==> flow/design.v <==
`timescale 1ns / 1ps
module div_iter (
  input div_clk,
  input resetn,
  input div,
  input div_signed,
  input [31:0] x,
  input [31:0] y,
  output [31:0]s,
  output [31:0] r,
  output reg complete
  );
  wire s_sign;
  wire r_sign;
  wire [31:0] x_abs;
  wire [31:0] y_abs;
  assign s_sign = div_signed ? (x[31] ^ y[31]) : 1'b0;
  assign r_sign = div_signed ? x[31] : 1'b0;
  assign x_abs  = div_signed ? (x[31] ? ~x + 32'd1 : x) : x;
  assign y_abs  = div_signed ? (y[31] ? ~y + 32'd1 : y) : y;
  wire [63:0] op_x_tmp;
  wire [32:0] op_x_high;
  wire        op_x_update;
  wire [32:0] sub_res;
  wire [31:0] r_tmp;
  wire [31:0] s_tmp1;
  reg  [63:0] op_x;
  reg  [32:0] op_y;
  reg  [5:0]  count;
  reg  [31:0] s_tmp;
  always @ ( posedge div_clk )
  begin
    if(!resetn)
    begin
      complete <= 1'b0;
      count    <= 6'd0;
      s_tmp    <= 32'd0;
    end
    else if(div&&!complete)
    begin
      if(count == 6'd0)
      begin
        op_x <= {32'd0,x_abs};
        op_y <= {1'b0,y_abs};
      end
      else if(op_x_update)
      begin
        op_x <= {sub_res,op_x_tmp[30:0]};
      end
      else if(!op_x_update)
        op_x <= op_x_tmp;
      count <= count == 6'd32 ? 6'd0 : count + 6'd1;
      complete <= count == 6'd32 ? 1'b1 : complete;
      s_tmp <= {s_tmp1[31:1],op_x_update};
    end
    else if(complete)
      complete <= 1'b0;
  end
assign s_tmp1 = (count == 6'd0) ? s_tmp : s_tmp << 1;
assign op_x_tmp = (count == 6'd0 || count == 6'd1) ? op_x : op_x << 1;
assign op_x_high = op_x_tmp[63:31];
assign sub_res = op_x_high + ~op_y + 1;
assign op_x_update = ~sub_res[32];
assign r_tmp = complete ? op_x[62:31] : 32'd0;
assign s = div_signed ? (s_sign ? ~s_tmp + 32'd1 : s_tmp) : s_tmp;
assign r = div_signed ? (r_sign ? ~r_tmp + 32'd1 : r_tmp) : r_tmp;
endmodule  
==> reports on div_iter <==
Step by step through the tools: div_iter
Tool output for the design above before and after an edit, in the order of the flow.
"before" refers to lines of the RTL above, "after" to lines of the edited file.
"change": "after" minus "before" as printed here. "rel_change_pct": 100 x difference / "before".
Cell names lack the library's common part.
{"block": "inputs", "top": "div_iter", "clk_port": "div_clk", "cell_library": "sky130hd", "corner": "tt_025C_1v80"}

Diff
The edit as a unified diff against the file above.
The edit is scripted: it alters the design's behaviour and was not made to optimise anything.
begin of diff
@@ -51,5 +51,5 @@
         op_x <= op_x_tmp;
       count <= count == 6'd32 ? 6'd0 : count + 6'd1;
-      complete <= count == 6'd32 ? 1'b1 : complete;
+      complete <= count != 6'd32 ? 1'b1 : complete;
       s_tmp <= {s_tmp1[31:1],op_x_update};
     end
end of diff

Word-level counts
Yosys after proc, flatten, opt, wreduce and memory -nomap, before mapping. Memory bits, and registers merged into a memory's read port (data or address), are not among the register bits. Print and check cells are not counted. Equal cells are merged and count once.
{"block": "bits", "element": "latchBits", "before": 0, "after": 0, "change": 0}
{"block": "bits", "element": "rom_bits", "before": 0, "after": 0, "change": 0}
{"block": "bits", "element": "out_inout_bits", "before": 65, "after": 65, "change": 0, "rel_change_pct": 0.00}
{"block": "bits", "element": "n_memories", "before": 0, "after": 0, "change": 0}
{"block": "bits", "element": "mem_bits_rw", "before": 0, "after": 0, "change": 0}
{"block": "bits", "element": "reg_bits", "before": 135, "after": 135, "change": 0, "rel_change_pct": 0.00}
{"block": "bits", "element": "input_bits", "before": 68, "after": 68, "change": 0, "rel_change_pct": 0.00}
{"block": "bits", "element": "clocked_rd_ports_x_width", "before": 0, "after": 0, "change": 0}
{"block": "bits", "element": "elab_cells", "before": 51, "after": 52, "change": 1, "rel_change_pct": 1.96}
{"block": "classes", "element": "shifts", "before": 0, "after": 0, "change": 0}
{"block": "classes", "element": "div", "before": 0, "after": 0, "change": 0}
{"block": "classes", "element": "reduce_and_logical", "before": 8, "after": 8, "change": 0, "rel_change_pct": 0.00}
{"block": "classes", "element": "compare", "before": 0, "after": 0, "change": 0}
{"block": "classes", "element": "mux", "before": 17, "after": 17, "change": 0, "rel_change_pct": 0.00}
{"block": "classes", "element": "eq_ne", "before": 3, "after": 4, "change": 1, "rel_change_pct": 33.33}
{"block": "classes", "element": "add_sub_neg", "before": 7, "after": 7, "change": 0, "rel_change_pct": 0.00}
{"block": "classes", "element": "bitwise", "before": 8, "after": 8, "change": 0, "rel_change_pct": 0.00}
{"block": "classes", "element": "multipliers", "before": 0, "after": 0, "change": 0}
{"block": "ops", "op": "!= test 6 bit (second input constant)", "before": 0, "after": 1, "change": 1}
{"block": "ops", "op": "two-way mux 32 bit", "before": 10, "after": 10, "change": 0, "rel_change_pct": 0.00}
{"block": "ops", "op": "adder 32 x 1 -> 32 bit (second input constant)", "before": 4, "after": 4, "change": 0, "rel_change_pct": 0.00}
{"block": "ops", "op": "two-way mux 1 bit", "before": 4, "after": 4, "change": 0, "rel_change_pct": 0.00}
{"block": "ops", "op": "inverter 32 bit", "before": 4, "after": 4, "change": 0, "rel_change_pct": 0.00}
{"block": "ops", "op": "inverter 1 bit", "before": 2, "after": 2, "change": 0, "rel_change_pct": 0.00}
{"block": "ops", "op": "AND reduction 2 bit", "before": 2, "after": 2, "change": 0, "rel_change_pct": 0.00}
{"block": "ops", "op": "adder 33 x 1 -> 33 bit (second input constant)", "before": 1, "after": 1, "change": 0, "rel_change_pct": 0.00}
{"block": "ops", "op": "adder 33 bit", "before": 1, "after": 1, "change": 0, "rel_change_pct": 0.00}
{"block": "ops", "op": "adder 6 x 1 -> 6 bit (second input constant)", "before": 1, "after": 1, "change": 0, "rel_change_pct": 0.00}
{"block": "ops", "op": "equality test 6 x 1 -> 1 bit (second input constant)", "before": 1, "after": 1, "change": 0, "rel_change_pct": 0.00}
{"block": "ops", "op": "equality test 6 bit (second input constant)", "before": 1, "after": 1, "change": 0, "rel_change_pct": 0.00}
{"block": "ops", "op": "logical AND 1 bit", "before": 1, "after": 1, "change": 0, "rel_change_pct": 0.00}
{"block": "ops", "op": "logical NOT 1 bit", "before": 1, "after": 1, "change": 0, "rel_change_pct": 0.00}
{"block": "ops", "op": "logical NOT 6 bit", "before": 1, "after": 1, "change": 0, "rel_change_pct": 0.00}
{"block": "ops", "op": "logical OR 1 bit", "before": 1, "after": 1, "change": 0, "rel_change_pct": 0.00}
{"block": "ops", "op": "two-way mux 6 bit", "before": 1, "after": 1, "change": 0, "rel_change_pct": 0.00}
{"block": "ops", "op": "two-way mux 63 bit", "before": 1, "after": 1, "change": 0, "rel_change_pct": 0.00}
{"block": "ops", "op": "two-way mux 64 bit", "before": 1, "after": 1, "change": 0, "rel_change_pct": 0.00}
{"block": "ops", "op": "!= test 2 x 1 -> 1 bit (second input constant)", "before": 1, "after": 1, "change": 0, "rel_change_pct": 0.00}
{"block": "ops", "op": "inverter 32 -> 33 bit", "before": 1, "after": 1, "change": 0, "rel_change_pct": 0.00}
{"block": "ops", "op": "AND reduction 3 bit", "before": 1, "after": 1, "change": 0, "rel_change_pct": 0.00}
{"block": "ops", "op": "OR reduction 2 bit", "before": 1, "after": 1, "change": 0, "rel_change_pct": 0.00}
{"block": "ops", "op": "XOR 1 bit", "before": 1, "after": 1, "change": 0, "rel_change_pct": 0.00}

Longest topological paths
Yosys ltp: most cells in a row. Word level: on the elaborated netlist, between registers, memories and ports. Mapped: between sequential cells and ports; inverters and the memories' decode and read muxes count.
{"block": "logic_depth", "element": "ltp_word", "before": 7, "after": 7, "change": 0, "rel_change_pct": 0.00}
{"block": "logic_depth", "element": "ABC_AREA", "before": "0", "after": "0"}
{"block": "logic_depth", "element": "depth_mapped", "before": 20, "after": 18, "change": -2, "rel_change_pct": -10.00}
{"block": "logic_depth", "element": "depth_no_buf", "before": 16, "after": 15, "change": -1, "rel_change_pct": -6.25}

Synthesis result
Yosys stat after the flow's synthesis: flattened, memories mapped to cells. It holds for the ABC_AREA given above (unset counts as 0); a run with the other value may have another netlist.
{"block": "mapped", "element": "ff_cells", "before": 135, "after": 135, "change": 0, "rel_change_pct": 0.00}
{"block": "mapped", "element": "n_buf", "before": 62, "after": 58, "change": -4, "rel_change_pct": -6.45}
{"block": "mapped", "element": "seq_area_mm2", "before": 0.0036635, "after": 0.0036635, "change": 0.0000000, "rel_change_pct": 0.00}
{"block": "mapped", "element": "cell_count", "before": 1236, "after": 1218, "change": -18, "rel_change_pct": -1.46}
{"block": "mapped", "element": "synth_area_mm2", "before": 0.0103349, "after": 0.0102073, "change": -0.0001276, "rel_change_pct": -1.23}
{"block": "types", "cell": "nand2_1", "before": 173, "after": 197, "change": 24, "rel_change_pct": 13.87}
{"block": "types", "cell": "nor2_1", "before": 115, "after": 92, "change": -23, "rel_change_pct": -20.00}
{"block": "types", "cell": "nor3_1", "before": 20, "after": 36, "change": 16, "rel_change_pct": 80.00}
{"block": "types", "cell": "nand3_1", "before": 35, "after": 20, "change": -15, "rel_change_pct": -42.86}
{"block": "types", "cell": "and2_1", "before": 8, "after": 18, "change": 10, "rel_change_pct": 125.00}
{"block": "types", "cell": "mux2i_1", "before": 16, "after": 8, "change": -8, "rel_change_pct": -50.00}
{"block": "types", "cell": "o21ai_0", "before": 78, "after": 85, "change": 7, "rel_change_pct": 8.97}
{"block": "types", "cell": "o31ai_1", "before": 25, "after": 18, "change": -7, "rel_change_pct": -28.00}
{"block": "types", "cell": "a31oi_1", "before": 14, "after": 8, "change": -6, "rel_change_pct": -42.86}
{"block": "types", "cell": "o41ai_1", "before": 14, "after": 8, "change": -6, "rel_change_pct": -42.86}
{"block": "types", "cell": "clkbuf_1", "before": 54, "after": 49, "change": -5, "rel_change_pct": -9.26}
{"block": "types", "cell": "nand2b_1", "before": 12, "after": 7, "change": -5, "rel_change_pct": -41.67}
{"block": "types", "cell": "a21o_1", "before": 7, "after": 12, "change": 5, "rel_change_pct": 71.43}
{"block": "types", "cell": "a21oi_1", "before": 103, "after": 99, "change": -4, "rel_change_pct": -3.88}
{"block": "types", "cell": "or4_1", "before": 7, "after": 3, "change": -4, "rel_change_pct": -57.14}
{"block": "types", "cell": "xnor2_1", "before": 70, "after": 67, "change": -3, "rel_change_pct": -4.29}
{"block": "types", "cell": "xor2_1", "before": 65, "after": 68, "change": 3, "rel_change_pct": 4.62}
{"block": "types", "cell": "inv_1", "before": 55, "after": 52, "change": -3, "rel_change_pct": -5.45}
Not every row of either side is listed.

Worst setup path after synthesis
Source: OpenSTA report_checks on the synthesized netlist (no wires, ideal clock, input and output delay 20% of the period each), path of least setup slack; recovery checks are left aside. Register names are those of the netlist, which keeps one name where synthesis merged equal registers.
{"block": "synth_path", "element": "path_kind", "before": "flip-flop to flip-flop", "after": "flip-flop to flip-flop"}
{"block": "synth_path", "element": "from", "before": "register count[0]", "after": "register count[0]"}
{"block": "synth_path", "element": "to", "before": "register op_x[40]", "after": "register op_x[39]"}
{"block": "synth_path", "element": "t_arrival_ps", "before": 4297, "after": 4376, "change": 79, "rel_change_pct": 1.84}
{"block": "synth_path", "element": "setup_time_ps", "before": 266, "after": 274, "change": 8}
{"block": "synth_path", "element": "period_ps", "before": 5000, "after": 5000, "change": 0, "rel_change_pct": 0.00}
{"block": "synth_path", "element": "n_path_buf", "before": 4, "after": 2, "change": -2, "rel_change_pct": -50.00}
{"block": "synth_path", "element": "t_required_ps", "before": 4734, "after": 4726, "change": -8, "rel_change_pct": -0.17}
{"block": "synth_path", "element": "path_stages", "before": 19, "after": 17, "change": -2, "rel_change_pct": -10.53}
{"block": "synth_path", "element": "t_first_pin_ps", "before": 0, "after": 0, "change": 0}
{"block": "synth_path", "element": "delay_ps", "before": 4563, "after": 4650, "change": 87, "rel_change_pct": 1.91}
{"block": "synth_path", "element": "path_slack_ps", "before": 437, "after": 350, "change": -87}
{"block": "synth_path", "element": "period_less_setup_slack_ps", "before": 4563, "after": 4650, "change": 87, "rel_change_pct": 1.91}
"delay_ps" is the arrival time less input delay plus setup time.
"path_stages" counts driving pins, that of a launching flip-flop among them; a cell with two outputs on the path counts twice.
"period_less_setup_slack_ps" = period - worst setup slack (recovery checks aside). The figure is calculated, with input and output delays left at 20% of the set period.
Between the ends stands the longest chain of elaborated cells between them, by number of cells; it is not shown to be the way that was timed. Of several equally long chains one is given.
Each line given opens the expression or statement behind the cell; cells for indexed reads and writes are added by Yosys, which also makes memories of some case tables.
At most two assigning lines are given for a register; there are more.
{"block": "synth_via_before", "cell_sequence": "dfxtp_1 -> inv_1 -> ha_1 -> nand3b_1 -> and2_1 -> buf_2 -> clkbuf_1 -> mux2_2 -> ha_1 -> clkbuf_1 -> nand2_1 -> or4_1 -> a211oi_1 -> o21ai_1 -> mux2i_4 -> nor2_2 -> buf_2 -> mux2i_1 -> nor2_1", "elab_chain_len": 6, "cells_between": 7, "classes_between": "2 x add/sub; 1 x eq/ne; 2 x mux; 2 x reduce/logical"}
{"block": "synth_lines_before", "element": "from (decl)", "line": 29, "text": "reg  [5:0]  count;"}
{"block": "synth_lines_before", "element": "from (assign)", "line": 36, "text": "count    <= 6'd0;"}
{"block": "synth_lines_before", "element": "from (assign)", "line": 52, "text": "count <= count == 6'd32 ? 6'd0 : count + 6'd1;"}
{"block": "synth_lines_before", "element": "logical NOT 6 bit", "line": 60, "text": "assign op_x_tmp = (count == 6'd0 || count == 6'd1) ? op_x : op_x << 1;"}
{"block": "synth_lines_before", "element": "logical OR 1 bit", "line": 60}
{"block": "synth_lines_before", "element": "two-way mux 64 bit", "line": 60}
{"block": "synth_lines_before", "element": "adder 33 bit", "line": 62, "text": "assign sub_res = op_x_high + ~op_y + 1;"}
{"block": "synth_lines_before", "element": "adder 33 x 1 -> 33 bit", "line": 62}
{"block": "synth_lines_before", "element": "two-way mux 63 bit", "line": 46, "text": "else if(op_x_update)"}
{"block": "synth_lines_before", "element": "to (assign)", "line": 43, "text": "op_x <= {32'd0,x_abs};"}
{"block": "synth_lines_before", "element": "to (assign)", "line": 48, "text": "op_x <= {sub_res,op_x_tmp[30:0]};"}
{"block": "synth_lines_before", "element": "to (decl)", "line": 27, "text": "reg  [63:0] op_x;"}
{"block": "synth_via_after", "cell_sequence": "dfxtp_1 -> inv_1 -> ha_1 -> o21ai_1 -> clkbuf_1 -> mux2i_1 -> ha_1 -> fa_1 -> nand2b_1 -> a21oi_1 -> o21a_1 -> a31oi_1 -> o31ai_1 -> a31oi_2 -> xor2_1 -> clkbuf_1 -> a211oi_1", "elab_chain_len": 6, "cells_between": 7, "classes_between": "2 x add/sub; 1 x eq/ne; 2 x mux; 2 x reduce/logical"}
{"block": "synth_lines_after", "element": "from (decl)", "line": 29, "text": "reg  [5:0]  count;"}
{"block": "synth_lines_after", "element": "from (assign)", "line": 36, "text": "count    <= 6'd0;"}
{"block": "synth_lines_after", "element": "from (assign)", "line": 52, "text": "count <= count == 6'd32 ? 6'd0 : count + 6'd1;"}
{"block": "synth_lines_after", "element": "logical NOT 6 bit", "line": 60, "text": "assign op_x_tmp = (count == 6'd0 || count == 6'd1) ? op_x : op_x << 1;"}
{"block": "synth_lines_after", "element": "logical OR 1 bit", "line": 60}
{"block": "synth_lines_after", "element": "two-way mux 64 bit", "line": 60}
{"block": "synth_lines_after", "element": "adder 33 bit", "line": 62, "text": "assign sub_res = op_x_high + ~op_y + 1;"}
{"block": "synth_lines_after", "element": "adder 33 x 1 -> 33 bit", "line": 62}
{"block": "synth_lines_after", "element": "two-way mux 63 bit", "line": 46, "text": "else if(op_x_update)"}
{"block": "synth_lines_after", "element": "to (assign)", "line": 43, "text": "op_x <= {32'd0,x_abs};"}
{"block": "synth_lines_after", "element": "to (assign)", "line": 48, "text": "op_x <= {sub_res,op_x_tmp[30:0]};"}
{"block": "synth_lines_after", "element": "to (decl)", "line": 27, "text": "reg  [63:0] op_x;"}

Worst path after layout
From the final timing report of each run of pair 1: the path of least setup slack in the routed layout; clock arrival at registers is part of the times.
The report prints the path's times to 10 ps; the period is as set.
{"block": "layout_path", "element": "path_kind", "before": "flip-flop to flip-flop", "after": "flip-flop to output port"}
{"block": "layout_path", "element": "from", "before": "register count[0]", "after": "register op_x[37]"}
{"block": "layout_path", "element": "to", "before": "register op_x[31]", "after": "output port r[24]"}
{"block": "layout_path", "element": "n_path_buf", "before": 1, "after": 1, "change": 0, "rel_change_pct": 0.00}
{"block": "layout_path", "element": "t_first_pin_ps", "before": 420, "after": 430, "change": 10, "rel_change_pct": 2.38}
{"block": "layout_path", "element": "out_delay_ps", "after": 940}
{"block": "layout_path", "element": "t_required_ps", "before": 5000, "after": 3780, "change": -1220, "rel_change_pct": -24.40}
{"block": "layout_path", "element": "period_ps", "before": 4720, "after": 4720, "change": 0, "rel_change_pct": 0.00}
{"block": "layout_path", "element": "setup_time_ps", "before": 140}
{"block": "layout_path", "element": "path_slack_ps", "before": 240, "after": 130, "change": -110}
{"block": "layout_path", "element": "path_stages", "before": 17, "after": 9, "change": -8, "rel_change_pct": -47.06}
{"block": "layout_path", "element": "t_arrival_ps", "before": 4760, "after": 3650, "change": -1110, "rel_change_pct": -23.32}
Between the ends stands the longest chain of elaborated cells between them, by number of cells; it is not shown to be the way that was timed. Of several equally long chains one is given.
At most two assigning lines are given for a register; there are more.
{"block": "layout_via_before", "cell_sequence": "dfxtp_1 -> inv_1 -> ha_1 -> nand3b_1 -> and2_4 -> buf_4 -> mux2_2 -> ha_1 -> a21oi_1 -> nand2_1 -> o211ai_1 -> a211oi_2 -> o21ai_1 -> mux2i_4 -> or2_2 -> mux2_1 -> a21oi_1", "elab_chain_len": 7, "cells_between": 8, "classes_between": "2 x add/sub; 1 x eq/ne; 3 x mux; 2 x reduce/logical"}
{"block": "layout_lines_before", "element": "from (decl)", "line": 29, "text": "reg  [5:0]  count;"}
{"block": "layout_lines_before", "element": "from (assign)", "line": 36, "text": "count    <= 6'd0;"}
{"block": "layout_lines_before", "element": "from (assign)", "line": 52, "text": "count <= count == 6'd32 ? 6'd0 : count + 6'd1;"}
{"block": "layout_lines_before", "element": "logical NOT 6 bit", "line": 60, "text": "assign op_x_tmp = (count == 6'd0 || count == 6'd1) ? op_x : op_x << 1;"}
{"block": "layout_lines_before", "element": "logical OR 1 bit", "line": 60}
{"block": "layout_lines_before", "element": "two-way mux 64 bit", "line": 60}
{"block": "layout_lines_before", "element": "adder 33 bit", "line": 62, "text": "assign sub_res = op_x_high + ~op_y + 1;"}
{"block": "layout_lines_before", "element": "adder 33 x 1 -> 33 bit", "line": 62}
{"block": "layout_lines_before", "element": "two-way mux 63 bit", "line": 46, "text": "else if(op_x_update)"}
{"block": "layout_lines_before", "element": "two-way mux 32 bit", "line": 41, "text": "if(count == 6'd0)"}
{"block": "layout_lines_before", "element": "to (assign)", "line": 43, "text": "op_x <= {32'd0,x_abs};"}
{"block": "layout_lines_before", "element": "to (assign)", "line": 48, "text": "op_x <= {sub_res,op_x_tmp[30:0]};"}
{"block": "layout_lines_before", "element": "to (decl)", "line": 27, "text": "reg  [63:0] op_x;"}
{"block": "layout_via_after", "cell_sequence": "edfxtp_1 -> or3_1 -> or3_1 -> or3_1 -> a21oi_2 -> and2_1 -> a21oi_1 -> a311oi_1 -> clkdlybuf4s50_1", "elab_chain_len": 5, "cells_between": 5, "lines_between": 2, "classes_between": "1 x add/sub; 3 x mux; 1 x logic"}
{"block": "layout_lines_after", "element": "from (decl)", "line": 27, "text": "reg  [63:0] op_x;"}
{"block": "layout_lines_after", "element": "from (assign)", "line": 43, "text": "op_x <= {32'd0,x_abs};"}
{"block": "layout_lines_after", "element": "from (assign)", "line": 48, "text": "op_x <= {sub_res,op_x_tmp[30:0]};"}
{"block": "layout_lines_after", "element": "two-way mux 32 bit", "line": 64, "text": "assign r_tmp = complete ? op_x[62:31] : 32'd0;"}
{"block": "layout_lines_after", "element": "inverter 32 bit", "line": 66, "text": "assign r = div_signed ? (r_sign ? ~r_tmp + 32'd1 : r_tmp) : r_tmp;"}
{"block": "layout_lines_after", "element": "adder 32 x 1 -> 32 bit", "line": 66}
{"block": "layout_lines_after", "element": "two-way mux 32 bit (2 in a row)", "line": 66}
{"block": "layout_lines_after", "element": "to (decl)", "line": 10, "text": "output [31:0] r,"}

Measured runs
Both versions went through the flow (Yosys, OpenROAD) with the same settings in each pair. Constraints: input delay and output delay 20% of the set period each, output load 0.01 pF.
{"block": "settings_pair_1", "CORE_UTILIZATION": 40, "period_ns": 4.72, "CAP_MARGIN": 20, "CORE_MARGIN": 2, "SLEW_MARGIN": 20}
{"block": "results_pair_1", "element": "fin_util_frac", "before": 0.504, "after": 0.501, "change": -0.003}
{"block": "results_pair_1", "element": "worstSetupSlack_ps", "before": 236, "after": 126, "change": -110}
{"block": "results_pair_1", "element": "holdWs_ps", "before": 494, "after": 495, "change": 1}
{"block": "results_pair_1", "element": "synthesis_area_mm2", "before": 0.0103349, "after": 0.0102073, "change": -0.0001276, "rel_change_pct": -1.23}
{"block": "results_pair_1", "element": "setupTns_ps", "before": 0, "after": 0, "change": 0}
{"block": "results_pair_1", "element": "final_power_mw", "before": 4.148, "after": 4.113, "change": -0.035, "rel_change_pct": -0.84}
{"block": "results_pair_1", "element": "design.die.area_mm2", "before": 0.0271393, "after": 0.0268124, "change": -0.0003269, "rel_change_pct": -1.20}
{"block": "results_pair_1", "element": "layout_stdcell_area_mm2", "before": 0.0127222, "after": 0.0125883, "change": -0.0001339, "rel_change_pct": -1.05}
{"block": "results_pair_1", "element": "clock_period_reached_ps", "before": 4484, "after": 4594, "change": 110, "rel_change_pct": 2.45}
{"block": "settings_pair_2", "ABC_AREA": 1, "CORE_ASPECT_RATIO": 1.42, "CORE_UTILIZATION": 62, "CTS_CLUSTER_DIAMETER": 129, "HOLD_SLACK_MARGIN": 0.27, "MAX_ROUTING_LAYER": "met4", "MIN_ROUTING_LAYER": "met1", "PLACE_DENSITY_LB_ADDON": 0.1, "period_ns": 6.36, "CAP_MARGIN": 20, "CORE_MARGIN": 2, "SLEW_MARGIN": 20}
{"block": "results_pair_2", "element": "fin_util_frac", "before": 0.744, "after": 0.742, "change": -0.002}
{"block": "results_pair_2", "element": "worstSetupSlack_ps", "before": 858, "after": 590, "change": -268}
{"block": "results_pair_2", "element": "holdWs_ps", "before": 487, "after": 486, "change": -1}
{"block": "results_pair_2", "element": "synthesis_area_mm2", "before": 0.0116737, "after": 0.011486, "change": -0.0001877, "rel_change_pct": -1.61}
{"block": "results_pair_2", "element": "setupTns_ps", "before": 0, "after": 0, "change": 0}
{"block": "results_pair_2", "element": "final_power_mw", "before": 3.293, "after": 3.387, "change": 0.094, "rel_change_pct": 2.85}
{"block": "results_pair_2", "element": "design.die.area_mm2", "before": 0.0199594, "after": 0.019647, "change": -0.0003124, "rel_change_pct": -1.57}
{"block": "results_pair_2", "element": "layout_stdcell_area_mm2", "before": 0.0136781, "after": 0.013538, "change": -0.0001401, "rel_change_pct": -1.02}
{"block": "results_pair_2", "element": "clock_period_reached_ps", "before": 5502, "after": 5770, "change": 268, "rel_change_pct": 4.87}
"clock_period_reached_ps" = clock period - worst setup slack. The figure is calculated, with input and output delays left at 20% of the set period.
By "final_power_mw" is meant OpenSTA's value without simulated activity: inputs other than the clock are taken to toggle once in ten clock periods, and the tool carries that through the logic.
